==> flow/design.v <==
module INV_IP #(parameter IP_WIDTH = 6) (
    IN_1, IN_2,
    OUT_INV
);
input  [IP_WIDTH-1:0] IN_1, IN_2;
output [IP_WIDTH-1:0] OUT_INV;
parameter LOOP_IDX = 8;
genvar i;
reg [IP_WIDTH-1:0] old_r [0:LOOP_IDX-1];
reg [IP_WIDTH-1:0] r [0:LOOP_IDX-1];
reg [IP_WIDTH-1:0] q [0:LOOP_IDX-1];
reg signed [IP_WIDTH-1:0] old_t [0:LOOP_IDX-1];
reg [3:0] index [1:LOOP_IDX-1];
reg signed [IP_WIDTH-1:0] t [0:LOOP_IDX-1];
generate
for(i=0;i<LOOP_IDX;i=i+1) begin: loop_old_r
    always@(*) begin
        if(i==0) begin
            old_r[0] = (IN_1 > IN_2)? IN_1:IN_2;
        end
        else begin
            old_r[i] = r[i-1];        
        end
    end
end
endgenerate
generate
for(i=0;i<LOOP_IDX;i=i+1) begin: loop_r
    always@(*) begin
        if(i==0) begin
            r[0] = (IN_1 > IN_2)? IN_2:IN_1;
        end
        else begin
            if(r[i-1]!=0)
                r[i] = old_r[i-1] - q[i-1] * r[i-1];
            else
                r[i] = 0;
        end
    end
end
endgenerate
generate
for(i=0;i<LOOP_IDX;i=i+1) begin: loop_q
    always@(*) begin
        if(r[i]!=0)
            q[i] = old_r[i] / r[i];
        else
            q[i] = 0;
    end
end
endgenerate
generate
for(i=0;i<LOOP_IDX;i=i+1) begin: loop_old_t
    always@(*) begin
        if(i==0) begin
            old_t[0] = 0;    
        end
        else begin
            if(r[i-1]!=0) begin
                old_t[i] = t[i-1];
            end
            else
                old_t[i] = 0;
        end
    end
end
endgenerate
generate
for(i=1;i<LOOP_IDX;i=i+1) begin: loop_index
    always@(*) begin
            if(r[i-1]!=0) begin
                index[i] = i;
            end
            else
                index[i] = index[i-1];
    end
end
endgenerate
generate
for(i=0;i<LOOP_IDX;i=i+1) begin: loop_t
    always@(*) begin
        if(i==0) begin
            t[0] = 1;    
        end
        else begin
            if(r[i-1]!=0)
                t[i] = old_t[i-1] - q[i-1] * t[i-1];
            else
                t[i] = 0;
        end
    end
end
endgenerate
assign OUT_INV = (old_t[index[LOOP_IDX-1]][IP_WIDTH-1]==1)? old_t[index[LOOP_IDX-1]]+old_r[0]:old_t[index[LOOP_IDX-1]];
endmodule
module EC_TOP(
    clk, rst_n, in_valid,
    in_Px, in_Py, in_Qx, in_Qy, in_prime, in_a,
    out_valid, out_Rx, out_Ry
);
input clk, rst_n, in_valid;
input [6-1:0] in_Px, in_Py, in_Qx, in_Qy, in_prime, in_a;
output reg out_valid;
output reg [6-1:0] out_Rx, out_Ry;
localparam S_IDLE = 0;
localparam S_IN_DATA = 1;
localparam S_P_ADD = 2;
localparam S_P_DOU = 3;
localparam S_XR_YR = 4;
localparam S_OUT = 5;
parameter IP_WIDTH = 6;
reg [2:0] current_state, next_state;
reg [3:0] cnt_s_p;
reg [2:0] cnt_xr_yr;
reg [5:0] px_reg;
reg [5:0] py_reg;
reg [5:0] qx_reg;
reg [5:0] qy_reg;
reg [5:0] a_reg;
reg [5:0] prime_reg;
wire [5:0] p_sub_xp;
wire [5:0] p_sub_yp;
wire [5:0] p_sub_xq;
wire [5:0] p_sub_xr;
wire [6:0] xq_xp1;
wire [6:0] yq_yp1;
wire [7:0] xr_w;
wire [6:0] xp2_3_a;
reg [5:0] xr_reg ;
reg [5:0] s_reg;
reg [11:0] mod_in;
wire [5:0] mod_out;
reg [IP_WIDTH-1:0]  IN_2;
wire [IP_WIDTH-1:0] OUT_INV;
reg [5:0] yp2_ip;
wire [6:0] xp_xr1;
wire [11:0]mul_out;
reg [5:0] mul_in1, mul_in2;
wire [6:0] s_xp_xr1_yp1;
always@(posedge clk or negedge rst_n) begin
    if(!rst_n)
        current_state <= S_IDLE;
    else
        current_state <= next_state;
end
always@(*) begin
    case (current_state)
        S_IDLE:    next_state = in_valid? S_IN_DATA:S_IDLE;
        S_IN_DATA: next_state = (px_reg==qx_reg && py_reg==qy_reg)? S_P_DOU:S_P_ADD;
        S_P_ADD:   next_state = (cnt_s_p==4)? S_XR_YR:S_P_ADD;
        S_P_DOU:   next_state = (cnt_s_p==8)? S_XR_YR:S_P_DOU;
        S_XR_YR:   next_state = (cnt_xr_yr==6)? S_OUT:S_XR_YR;
        S_OUT:     next_state = S_IDLE;
        default: next_state = S_IDLE;
    endcase
end
always @(posedge clk or negedge rst_n) begin
    if (!rst_n) 
        cnt_s_p <= 0;    
    else begin
        if(current_state==S_P_ADD && cnt_s_p<=3)
            cnt_s_p <= cnt_s_p + 1;
        else if(current_state==S_P_DOU && cnt_s_p<=7)
            cnt_s_p <= cnt_s_p + 1;
        else
            cnt_s_p <= 0;
    end  
end
always @(posedge clk or negedge rst_n) begin
    if (!rst_n) 
        cnt_xr_yr <= 0;    
    else begin
        if(current_state==S_XR_YR && cnt_xr_yr<=5)
            cnt_xr_yr <= cnt_xr_yr + 1;
        else
            cnt_xr_yr <= 0;
    end  
end
always@(posedge clk or negedge rst_n) begin
    if(!rst_n) 
        px_reg <= 0;
    else begin
        if(in_valid)
            px_reg <= in_Px;
    end
end
always@(posedge clk or negedge rst_n) begin
    if(!rst_n) 
        py_reg <= 0;
    else begin
        if(in_valid)
            py_reg <= in_Py;
    end
end
always@(posedge clk or negedge rst_n) begin
    if(!rst_n) 
        qx_reg <= 0;
    else begin
        if(in_valid)
            qx_reg <= in_Qx;
    end
end
always@(posedge clk or negedge rst_n) begin
    if(!rst_n) 
        qy_reg <= 0;
    else begin
        if(in_valid)
            qy_reg <= in_Qy;
    end
end
always@(posedge clk or negedge rst_n) begin
    if(!rst_n) 
        a_reg <= 0;
    else begin
        if(in_valid)
            a_reg <= in_a;
    end
end
always@(posedge clk or negedge rst_n) begin
    if(!rst_n) 
        prime_reg <= 2;
    else begin
        if(in_valid)
            prime_reg <= in_prime;
    end
end
assign p_sub_xp = prime_reg - px_reg;
assign p_sub_yp = prime_reg - py_reg;
assign p_sub_xq = prime_reg - qx_reg;
assign p_sub_xr = prime_reg - mod_out;
assign xq_xp1 = qx_reg + p_sub_xp;    
assign yq_yp1 = qy_reg + p_sub_yp;    
assign xr_w = mod_out + p_sub_xp + p_sub_xq;  
assign xp_xr1 = px_reg + p_sub_xr;
assign s_xp_xr1_yp1 = mod_out + p_sub_yp;
assign xp2_3_a = mod_out + a_reg;
always@(posedge clk or negedge rst_n) begin
    if(!rst_n)
        s_reg <= 0;
    else begin
        if(current_state==S_P_ADD && cnt_s_p==4 || current_state==S_P_DOU && cnt_s_p==8)
            s_reg <= mod_out;
    end
end
always @(posedge clk or negedge rst_n) begin
    if (!rst_n) begin
       xr_reg <= 0;
    end
    else begin
        if(cnt_xr_yr==2) 
            xr_reg <= mod_out;
    end
end
always @(posedge clk or negedge rst_n) begin
    if(!rst_n)
        mod_in <= 0;
    else begin
        if(current_state==S_P_ADD) begin
            case(cnt_s_p)
                'd0: mod_in <= xq_xp1;
                'd1: mod_in <= yq_yp1;
                'd3: mod_in <= mul_out;
            endcase
        end
        else if(current_state==S_P_DOU) begin
            case(cnt_s_p)
                'd0: mod_in <= {py_reg, 1'b0};
                'd2: mod_in <= mul_out;
                'd4: mod_in <= mul_out;
                'd5: mod_in <= xp2_3_a;
                'd7: mod_in <= mul_out;
            endcase
        end
        else if(current_state==S_XR_YR) begin
             case(cnt_xr_yr)
                'd0: mod_in <= mul_out;
                'd1: mod_in <= xr_w;
                'd2: mod_in <= xp_xr1;
                'd4: mod_in <= mul_out;
                'd5: mod_in <= s_xp_xr1_yp1;
            endcase
        end
    end
end
assign mod_out = mod_in % prime_reg;
always@(posedge clk or negedge rst_n) begin
    if(!rst_n)
        IN_2 <= 0;
    else begin
        if((current_state==S_P_ADD || current_state==S_P_DOU) && cnt_s_p==1) begin
            IN_2 <= mod_out;
        end
    end
end
INV_IP #(.IP_WIDTH(IP_WIDTH)) I_INV_IP ( .IN_1(prime_reg), .IN_2(IN_2), . OUT_INV(OUT_INV));
always@(posedge clk or negedge rst_n) begin
    if(!rst_n) 
        yp2_ip <= 0;
    else begin
        if(current_state==S_P_DOU && cnt_s_p==2)
            yp2_ip <= OUT_INV;
    end
end
always @(posedge clk or negedge rst_n) begin
    if(!rst_n)
        mul_in1 <= 0;
    else begin
         if(current_state==S_P_ADD) begin
            case(cnt_s_p)
                'd2: mul_in1 <= mod_out;
                'd4: mul_in1 <= mod_out;
            endcase
        end
        else if(current_state==S_P_DOU) begin
            case(cnt_s_p)
                'd1: mul_in1 <= px_reg;
                'd3: mul_in1 <= 3;
                'd6: mul_in1 <= mod_out;
                'd8: mul_in1 <= mod_out;
            endcase
        end
        else if(current_state==S_XR_YR) begin
            case(cnt_xr_yr)
                'd3: mul_in1 <= s_reg;
            endcase
        end
    end
end
always @(posedge clk or negedge rst_n) begin
    if(!rst_n)
        mul_in2 <= 0;
    else begin
         if(current_state==S_P_ADD) begin
            case(cnt_s_p)
                'd2: mul_in2 <= OUT_INV;
                'd4: mul_in2 <= mod_out;
            endcase
        end
        else if(current_state==S_P_DOU) begin
            case(cnt_s_p)
                'd1: mul_in2 <= px_reg;
                'd3: mul_in2 <= mod_out;
                'd6: mul_in2 <= yp2_ip;
                'd8: mul_in2 <= mod_out;
            endcase
        end
        else if(current_state==S_XR_YR) begin
            case(cnt_xr_yr)
                'd3: mul_in2 <= mod_out;
            endcase
        end
    end
end
assign mul_out = mul_in1 * mul_in2;
always @(posedge clk or negedge rst_n) begin
    if(!rst_n)
        out_valid <= 0;
    else begin
        if(cnt_xr_yr==6)
            out_valid <= 1;
        else
            out_valid <= 0;
    end
end
always @(posedge clk or negedge rst_n) begin
    if(!rst_n)
        out_Rx <= 0;
    else begin
        if(cnt_xr_yr==6)
            out_Rx <= xr_reg;
        else
            out_Rx <= 0;
    end
end
always @(posedge clk or negedge rst_n) begin
    if(!rst_n)
        out_Ry <= 0;
    else begin
        if(cnt_xr_yr==6)
            out_Ry <= mod_out;
        else
            out_Ry <= 0;
    end
end
endmodule
Subject: tool reports on EC_TOP

Hi,

-- Tool chain data of EC_TOP
Module EC_TOP before and after one edit of its RTL, step after step.
Lines under "original" count in the file above, lines under "edited" in the edited file.
"difference" is "edited" less "original", of the values as shown.
Cell names lack the library's common part.
The mark - stands for no value.
- design top: EC_TOP
- clock port: clk
- standard-cell library: sky130hd
- timing corner: tt_025C_1v80

-- Diff
The edit as a unified diff against the file above.
This change comes from a script, not from a designer; no optimisation was intended.
begin of diff
@@ -129,5 +129,5 @@
 reg [5:0] xr_reg ;
 reg [5:0] s_reg;
-reg [11:0] mod_in;
+reg [23:0] mod_in;
 wire [5:0] mod_out;
 reg [IP_WIDTH-1:0]  IN_2;
end of diff

-- Word-level counts
Counts by Yosys on the flattened word-level netlist (proc, flatten, opt, wreduce). Print and check cells are left out.
- operators by class (what ; original ; edited ; difference):
    shift operators ; 0 ; 0 ; 0
    mux-type cells ; 66 ; 66 ; 0
    bitwise gates (word level) ; 0 ; 0 ; 0
    eq/ne operators ; 33 ; 33 ; 0
    reductions and logical operators ; 32 ; 32 ; 0
    divide/modulo/power cells ; 7 ; 7 ; 0
    $add $sub $neg ; 26 ; 26 ; 0
    $lt $le $gt $ge ; 4 ; 4 ; 0
    multiply operators ; 12 ; 12 ; 0
- operators with widths (operator ; original ; edited ; difference):
    two-way mux 12 bit ; 3 ; 0 ; -3
    two-way mux 24 bit ; 0 ; 3 ; +3
    parallel mux 12 bit (select 3 bit) ; 2 ; 0 ; -2
    parallel mux 24 bit (select 3 bit) ; 0 ; 2 ; +2
    modulo 12 x 6 -> 12 bit ; 1 ; 0 ; -1
    parallel mux 12 bit (select 4 bit) ; 1 ; 0 ; -1
    modulo 24 x 6 -> 24 bit ; 0 ; 1 ; +1
    parallel mux 24 bit (select 4 bit) ; 0 ; 1 ; +1
Unchanged operator kinds not shown: 44.
- bit counts (what ; original ; edited ; difference):
    word-level cells ; 199 ; 199 ; 0
    memory cells ; 0 ; 0 ; 0
    memory bits (read-only) ; 0 ; 0 ; 0
    output and inout port bits ; 13 ; 13 ; 0
    clocked read ports x word width ; 0 ; 0 ; 0
    bits in writable memories ; 0 ; 0 ; 0
    bits in registers ; 107 ; 119 ; +12
    latch bits ; 0 ; 0 ; 0
    input port bits ; 39 ; 39 ; 0

-- Longest topological paths
Depth = most cells in a row (Yosys ltp): at word level without a register or memory, in the mapped netlist without a sequential cell, where the memories' decode and read muxes count.
- logic depth (what ; original ; edited ; difference):
    word-level depth ; 40 ; 40 ; 0
    ABC_AREA ; 0 ; 0 ; -
    mapped depth ; 359 ; 355 ; -4
    gate-level depth less buffers ; 339 ; 337 ; -2

-- Netlist
Yosys stat after the flow's synthesis: flattened, memories mapped to cells. It holds for the ABC_AREA given above (unset counts as 0); a run with the other value may have another netlist.
- synthesis totals (what ; original ; edited ; difference):
    buffers ; 94 ; 116 ; +22
    mapped flip-flops ; 110 ; 110 ; 0
    standard cells after synthesis ; 3098 ; 4168 ; +1070
    cell area after synthesis (sq um) ; 24641.1 ; 32255.9 ; +7614.8
    area of sequential cells (sq um) ; 2755.1 ; 2755.1 ; 0.0
- cell types (cell type ; original ; edited ; difference):
    nand2_1 ; 234 ; 371 ; +137
    nor2_1 ; 299 ; 409 ; +110
    ha_1 ; 416 ; 487 ; +71
    xnor2_1 ; 151 ; 219 ; +68
    nor3_1 ; 109 ; 167 ; +58
    nand3_1 ; 33 ; 87 ; +54
    a21oi_1 ; 190 ; 239 ; +49
    o31ai_1 ; 25 ; 70 ; +45
    a21o_1 ; 86 ; 119 ; +33
    o21ai_1 ; 11 ; 43 ; +32
    and2_1 ; 31 ; 54 ; +23
    inv_1 ; 292 ; 312 ; +20
    xor2_1 ; 87 ; 107 ; +20
    o21ai_0 ; 153 ; 171 ; +18
    o21a_1 ; 91 ; 108 ; +17
    o21bai_1 ; 9 ; 25 ; +16
    nand2b_1 ; 61 ; 47 ; -14
    buf_6 ; 2 ; 13 ; +11
Unchanged cell types not shown: 15.
Not every row of either side is listed.
The figures by module come from a second, unflattened synthesis with its own total; it is not the netlist above.
- second synthesis, totals (what ; original ; edited ; difference):
    cells (unflattened synthesis) ; 3256 ; 4324 ; +1068
    area (unflattened synthesis) (sq um) ; 25717.2 ; 33098.0 ; +7380.8
Each row is one instance without its submodules.
- modules, original (module ; seq. area (sq um) ; area (sq um) ; cells ; instances):
    INV_IP #(IP_WIDTH=6) ; 0.0 ; 13850.8 ; 1864 ; 1
    EC_TOP ; 2755.1 ; 11866.4 ; 1392 ; 1
- modules, edited (module ; seq. area (sq um) ; area (sq um) ; cells ; instances):
    EC_TOP ; 2755.1 ; 19262.2 ; 2494 ; 1
    INV_IP #(IP_WIDTH=6) ; 0.0 ; 13835.8 ; 1830 ; 1

-- Worst setup path after synthesis
Path of least setup slack by OpenSTA after synthesis, without wires, with an ideal clock, recovery checks aside; 20% of the period is set as input and as output delay. Where synthesis merged equal registers, the netlist keeps one of their names.
- timing after synthesis (what ; original ; edited ; difference):
    kind ; reg-to-reg ; reg-to-reg ; -
    from ; register prime_reg[0] ; register prime_reg[0] ; -
    to ; register mul_in2[5] ; register mul_in2[5] ; -
    data arrival time (ps) ; 66744 ; 69568 ; +2824
    required time (ps) ; 76879 ; 76923 ; +44
    launch time at the first pin (ps) ; 0 ; 0 ; 0
    clock period (ps) ; 77000 ; 77000 ; 0
    buffers on the path ; 22 ; 20 ; -2
    setup time (ps) ; 121 ; 77 ; -44
    path slack (ps) ; 10134 ; 7354 ; -2780
    stages on the path ; 339 ; 345 ; +6
    path delay (ps) ; 66865 ; 69645 ; +2780
    synthesis period reached (ps) ; 66866 ; 69646 ; +2780
"path delay" = arrival - input delay + setup time.
"stages on the path" counts driving pins, that of a launching flip-flop among them; a cell with two outputs on the path counts twice.
"synthesis period reached" = period - worst setup slack (recovery checks aside). The figure is calculated, with input and output delays left at 20% of the set period.
Between the ends stands the longest chain of elaborated cells between them, by number of cells; it is not shown to be the way that was timed. Of several equally long chains one is given.
A line is the first line of the expression or statement that the cell stems from. Yosys adds cells for indexed reads and writes and turns some case tables into memories.
At most two assigning lines are given for a register; there are more.
Between the ends, after synthesis, original:
- cell sequence: dfrtp_1 -> clkbuf_1 -> clkinv_1 -> ha_1 -> nor2b_1 -> o2111ai_2 -> a31oi_2 -> buf_2 -> clkbuf_1 -> clkbuf_1 -> nor2_1 -> a21oi_1 -> ha_1 -> o21a_1 -> nor2_1 -> nor2_1 -> nor2_1 -> a21oi_1 -> [... 303 more ...] -> ha_1 -> o41a_1 -> xnor3_1 -> xnor2_1 -> and3_1 -> o2111ai_2 -> buf_6 -> mux2i_1 -> a21oi_1 -> inv_1 -> ha_1 -> a21o_1 -> a21oi_1 -> o21bai_1 -> a21oi_1 -> xor2_1 -> nor3b_1 -> o22a_1
- cells in the longest elaborated chain at 40
- noted elaborated cells between the ends (all ways): 89
- those cells by class: 13 x add/sub; 11 x mul; 7 x div; 1 x compare; 7 x eq/ne; 42 x mux; 8 x reduce/logical
- ends and longest elaborated chain, after synthesis, original (what ; line ; source):
    start: declaration ; 120 ; reg [5:0] prime_reg;
    start: assignment ; 221 ; prime_reg <= 2;
    start: assignment ; 224 ; prime_reg <= in_prime;
    > comparator 6 bit ; 19 ; old_r[0] = (IN_1 > IN_2)? IN_1:IN_2;
    two-way mux 6 bit ; 19 ;
    divider 6 x 6 -> 6 bit ; 46 ; q[i] = old_r[i] / r[i];
    two-way mux 6 bit ; 45 ; if(r[i]!=0)
    multiplier 6 x 6 -> 6 bit ; 35 ; r[i] = old_r[i-1] - q[i-1] * r[i-1];
    subtractor 6 bit ; 35 ;
    two-way mux 6 bit ; 34 ; if(r[i-1]!=0)
    [... 26 more ...] ; - ;
    two-way mux 3 bit ; 71 ; if(r[i-1]!=0) begin
    == test 3 bit ; 94 ; assign OUT_INV = (old_t[index[LOOP_IDX-1]][IP_WIDTH-1]==1)? old_t[index[LOOP_IDX-1]]+old_r[0]:old_t[index[LOOP ...
    parallel mux 6 bit (select 8 bit) ; 94 ;
    adder 6 bit ; 94 ;
    two-way mux 6 bit ; 94 ;
    parallel mux 6 bit (select 2 bit) ; 334 ; case(cnt_s_p)
    two-way mux 6 bit ; 333 ; if(current_state==S_P_ADD) begin
    end: assignment ; 336 ; 'd4: mul_in2 <= mod_out;
    end: assignment ; 341 ; 'd1: mul_in2 <= px_reg;
    end: declaration ; 138 ; reg [5:0] mul_in1, mul_in2;
Between the ends, after synthesis, edited:
- cell sequence: dfrtp_1 -> inv_1 -> ha_1 -> nor2b_1 -> o21a_1 -> o211a_1 -> nor2_1 -> clkbuf_1 -> nor2_1 -> a21oi_1 -> clkinv_1 -> nor2_1 -> a21oi_1 -> ha_1 -> o21ai_0 -> a21oi_1 -> nor2_1 -> a21oi_1 -> [... 309 more ...] -> xnor2_1 -> xnor2_1 -> xnor2_1 -> xnor2_1 -> nor2_1 -> mux2i_1 -> a221oi_1 -> inv_1 -> ha_1 -> a21o_1 -> a21oi_1 -> o21bai_1 -> a21oi_1 -> xnor2_1 -> nand2b_1 -> o221ai_1 -> o22ai_1 -> a21oi_1
- cells in the longest elaborated chain at 40
- noted elaborated cells between the ends (all ways): 89
- those cells by class: 13 x add/sub; 11 x mul; 7 x div; 1 x compare; 7 x eq/ne; 42 x mux; 8 x reduce/logical
- ends and longest elaborated chain, after synthesis, edited (what ; line ; source):
    start: declaration ; 120 ; reg [5:0] prime_reg;
    start: assignment ; 221 ; prime_reg <= 2;
    start: assignment ; 224 ; prime_reg <= in_prime;
    > comparator 6 bit ; 19 ; old_r[0] = (IN_1 > IN_2)? IN_1:IN_2;
    two-way mux 6 bit ; 19 ;
    divider 6 x 6 -> 6 bit ; 46 ; q[i] = old_r[i] / r[i];
    two-way mux 6 bit ; 45 ; if(r[i]!=0)
    multiplier 6 x 6 -> 6 bit ; 35 ; r[i] = old_r[i-1] - q[i-1] * r[i-1];
    subtractor 6 bit ; 35 ;
    two-way mux 6 bit ; 34 ; if(r[i-1]!=0)
    [... 26 more ...] ; - ;
    two-way mux 3 bit ; 71 ; if(r[i-1]!=0) begin
    == test 3 bit ; 94 ; assign OUT_INV = (old_t[index[LOOP_IDX-1]][IP_WIDTH-1]==1)? old_t[index[LOOP_IDX-1]]+old_r[0]:old_t[index[LOOP ...
    parallel mux 6 bit (select 8 bit) ; 94 ;
    adder 6 bit ; 94 ;
    two-way mux 6 bit ; 94 ;
    parallel mux 6 bit (select 2 bit) ; 334 ; case(cnt_s_p)
    two-way mux 6 bit ; 333 ; if(current_state==S_P_ADD) begin
    end: assignment ; 336 ; 'd4: mul_in2 <= mod_out;
    end: assignment ; 341 ; 'd1: mul_in2 <= px_reg;
    end: declaration ; 138 ; reg [5:0] mul_in1, mul_in2;

-- Worst path after layout
From the final timing report of each run of set A: the path of least setup slack in the routed layout; clock arrival at registers is part of the times.
The report prints the path's times to 10 ps; the period is as set.
- timing after layout (what ; original ; edited ; difference):
    kind ; reg-to-reg ; reg-to-reg ; -
    from ; register IN_2[5] ; register prime_reg[2] ; -
    to ; register mul_in2[5] ; register mul_in2[5] ; -
    stages on the path ; 334 ; 335 ; +1
    launch time at the first pin (ps) ; 370 ; 370 ; 0
    clock period (ps) ; 72400 ; 72400 ; 0
    buffers on the path ; 9 ; 13 ; +4
    data arrival time (ps) ; 67660 ; 67410 ; -250
    path slack (ps) ; 5010 ; 5290 ; +280
    setup time (ps) ; 110 ; 70 ; -40
    required time (ps) ; 72660 ; 72700 ; +40
Between the ends stands the longest chain of elaborated cells between them, by number of cells; it is not shown to be the way that was timed. Of several equally long chains one is given.
At most two assigning lines are given for a register; there are more.
Between the ends, after layout, original:
- cell sequence: dfrtp_1 -> inv_1 -> ha_1 -> and2_2 -> o2111ai_4 -> a31oi_4 -> buf_4 -> nor2_1 -> a21oi_1 -> buf_4 -> ha_1 -> o21a_1 -> nor2_1 -> nor2_1 -> nor2_1 -> a21oi_1 -> ha_1 -> nand2_1 -> [... 298 more ...] -> fa_1 -> ha_1 -> o41a_1 -> xnor3_1 -> xnor2_1 -> and3_1 -> o2111ai_4 -> mux2i_1 -> a21oi_1 -> inv_1 -> ha_1 -> a21o_1 -> a21oi_1 -> o21bai_1 -> a21oi_1 -> xor2_1 -> nor3b_1 -> o22a_1
- cells in the longest elaborated chain at 40
- noted elaborated cells between the ends (all ways): 84
- those cells by class: 13 x add/sub; 11 x mul; 6 x div; 1 x compare; 7 x eq/ne; 38 x mux; 8 x reduce/logical
- ends and longest elaborated chain, after layout, original (what ; line ; source):
    start: declaration ; 133 ; reg [IP_WIDTH-1:0]  IN_2;
    start: assignment ; 288 ; IN_2 <= 0;
    start: assignment ; 291 ; IN_2 <= mod_out;
    > comparator 6 bit ; 19 ; old_r[0] = (IN_1 > IN_2)? IN_1:IN_2;
    two-way mux 6 bit ; 19 ;
    divider 6 x 6 -> 6 bit ; 46 ; q[i] = old_r[i] / r[i];
    two-way mux 6 bit ; 45 ; if(r[i]!=0)
    multiplier 6 x 6 -> 6 bit ; 35 ; r[i] = old_r[i-1] - q[i-1] * r[i-1];
    subtractor 6 bit ; 35 ;
    two-way mux 6 bit ; 34 ; if(r[i-1]!=0)
    [... 26 more ...] ; - ;
    two-way mux 3 bit ; 71 ; if(r[i-1]!=0) begin
    == test 3 bit ; 94 ; assign OUT_INV = (old_t[index[LOOP_IDX-1]][IP_WIDTH-1]==1)? old_t[index[LOOP_IDX-1]]+old_r[0]:old_t[index[LOOP ...
    parallel mux 6 bit (select 8 bit) ; 94 ;
    adder 6 bit ; 94 ;
    two-way mux 6 bit ; 94 ;
    parallel mux 6 bit (select 2 bit) ; 334 ; case(cnt_s_p)
    two-way mux 6 bit ; 333 ; if(current_state==S_P_ADD) begin
    end: assignment ; 336 ; 'd4: mul_in2 <= mod_out;
    end: assignment ; 341 ; 'd1: mul_in2 <= px_reg;
    end: declaration ; 138 ; reg [5:0] mul_in1, mul_in2;
Between the ends, after layout, edited:
- cell sequence: dfrtp_1 -> ha_1 -> nand3_1 -> nor2_1 -> or2_2 -> a21boi_0 -> nor2_1 -> buf_4 -> inv_1 -> a21oi_1 -> ha_1 -> o21ai_0 -> a21oi_2 -> nor2_1 -> a21oi_1 -> ha_1 -> a21boi_1 -> o21a_1 -> [... 299 more ...] -> xnor2_1 -> xnor2_1 -> xnor2_1 -> xnor2_2 -> nor2_1 -> mux2i_1 -> a221oi_2 -> inv_1 -> ha_1 -> a21o_1 -> a21oi_1 -> o21bai_1 -> a21oi_1 -> xnor2_1 -> nand2b_1 -> o221ai_1 -> o22ai_1 -> a21oi_1
- cells in the longest elaborated chain at 40
- noted elaborated cells between the ends (all ways): 89
- those cells by class: 13 x add/sub; 11 x mul; 7 x div; 1 x compare; 7 x eq/ne; 42 x mux; 8 x reduce/logical
- ends and longest elaborated chain, after layout, edited (what ; line ; source):
    start: declaration ; 120 ; reg [5:0] prime_reg;
    start: assignment ; 221 ; prime_reg <= 2;
    start: assignment ; 224 ; prime_reg <= in_prime;
    > comparator 6 bit ; 19 ; old_r[0] = (IN_1 > IN_2)? IN_1:IN_2;
    two-way mux 6 bit ; 19 ;
    divider 6 x 6 -> 6 bit ; 46 ; q[i] = old_r[i] / r[i];
    two-way mux 6 bit ; 45 ; if(r[i]!=0)
    multiplier 6 x 6 -> 6 bit ; 35 ; r[i] = old_r[i-1] - q[i-1] * r[i-1];
    subtractor 6 bit ; 35 ;
    two-way mux 6 bit ; 34 ; if(r[i-1]!=0)
    [... 26 more ...] ; - ;
    two-way mux 3 bit ; 71 ; if(r[i-1]!=0) begin
    == test 3 bit ; 94 ; assign OUT_INV = (old_t[index[LOOP_IDX-1]][IP_WIDTH-1]==1)? old_t[index[LOOP_IDX-1]]+old_r[0]:old_t[index[LOOP ...
    parallel mux 6 bit (select 8 bit) ; 94 ;
    adder 6 bit ; 94 ;
    two-way mux 6 bit ; 94 ;
    parallel mux 6 bit (select 2 bit) ; 334 ; case(cnt_s_p)
    two-way mux 6 bit ; 333 ; if(current_state==S_P_ADD) begin
    end: assignment ; 336 ; 'd4: mul_in2 <= mod_out;
    end: assignment ; 341 ; 'd1: mul_in2 <= px_reg;
    end: declaration ; 138 ; reg [5:0] mul_in1, mul_in2;

-- Measured runs
Both versions went through the flow (Yosys, OpenROAD) with the same settings in each pair. Constraints: input delay and output delay 20% of the set period each, output load 0.01 pF.
Flow settings, set A:
- noted period_ns: 72.4
- CAP_MARGIN: 20
- noted CORE_MARGIN: 2
- noted CORE_UTILIZATION: 40
- noted SLEW_MARGIN: 20
- measured results, set A (what ; original ; edited ; difference):
    area inside the die boundary (sq um) ; 63604.8 ; 82926.7 ; +19321.9
    worst hold slack in the final report (ps) ; 438 ; 445 ; +7
    summed negative setup slack (ps) ; 0 ; 0 ; 0
    worst setup slack after layout (ps) ; 5005 ; 5286 ; +281
    final design utilization ; 0.441 ; 0.431 ; -0.010
    synthesized cell area (sq um) ; 24641.1 ; 32255.9 ; +7614.8
    standard-cell area after layout (sq um) ; 26711.9 ; 34565.7 ; +7853.8
Flow settings, set B:
- noted ABC_AREA: 0
- CAP_MARGIN: 0
- noted CELL_PAD_IN_SITES_DETAIL_PLACEMENT: 0
- noted CELL_PAD_IN_SITES_GLOBAL_PLACEMENT: 2
- noted CORE_UTILIZATION: 47
- GPL_ROUTABILITY_DRIVEN: 0
- MIN_ROUTING_LAYER: met1
- noted PLACE_DENSITY_LB_ADDON: 0.23
- noted SLEW_MARGIN: 35
- noted period_ns: 105.0
- noted CORE_MARGIN: 2
- measured results, set B (what ; original ; edited ; difference):
    area inside the die boundary (sq um) ; 54275.0 ; 70740.0 ; +16465.0
    worst hold slack in the final report (ps) ; 444 ; 438 ; -6
    summed negative setup slack (ps) ; 0 ; 0 ; 0
    worst setup slack after layout (ps) ; 30492 ; 29755 ; -737
    final design utilization ; 0.508 ; 0.499 ; -0.009
    synthesized cell area (sq um) ; 24641.1 ; 32255.9 ; +7614.8
    standard-cell area after layout (sq um) ; 26220.1 ; 34028.9 ; +7808.8

Regards
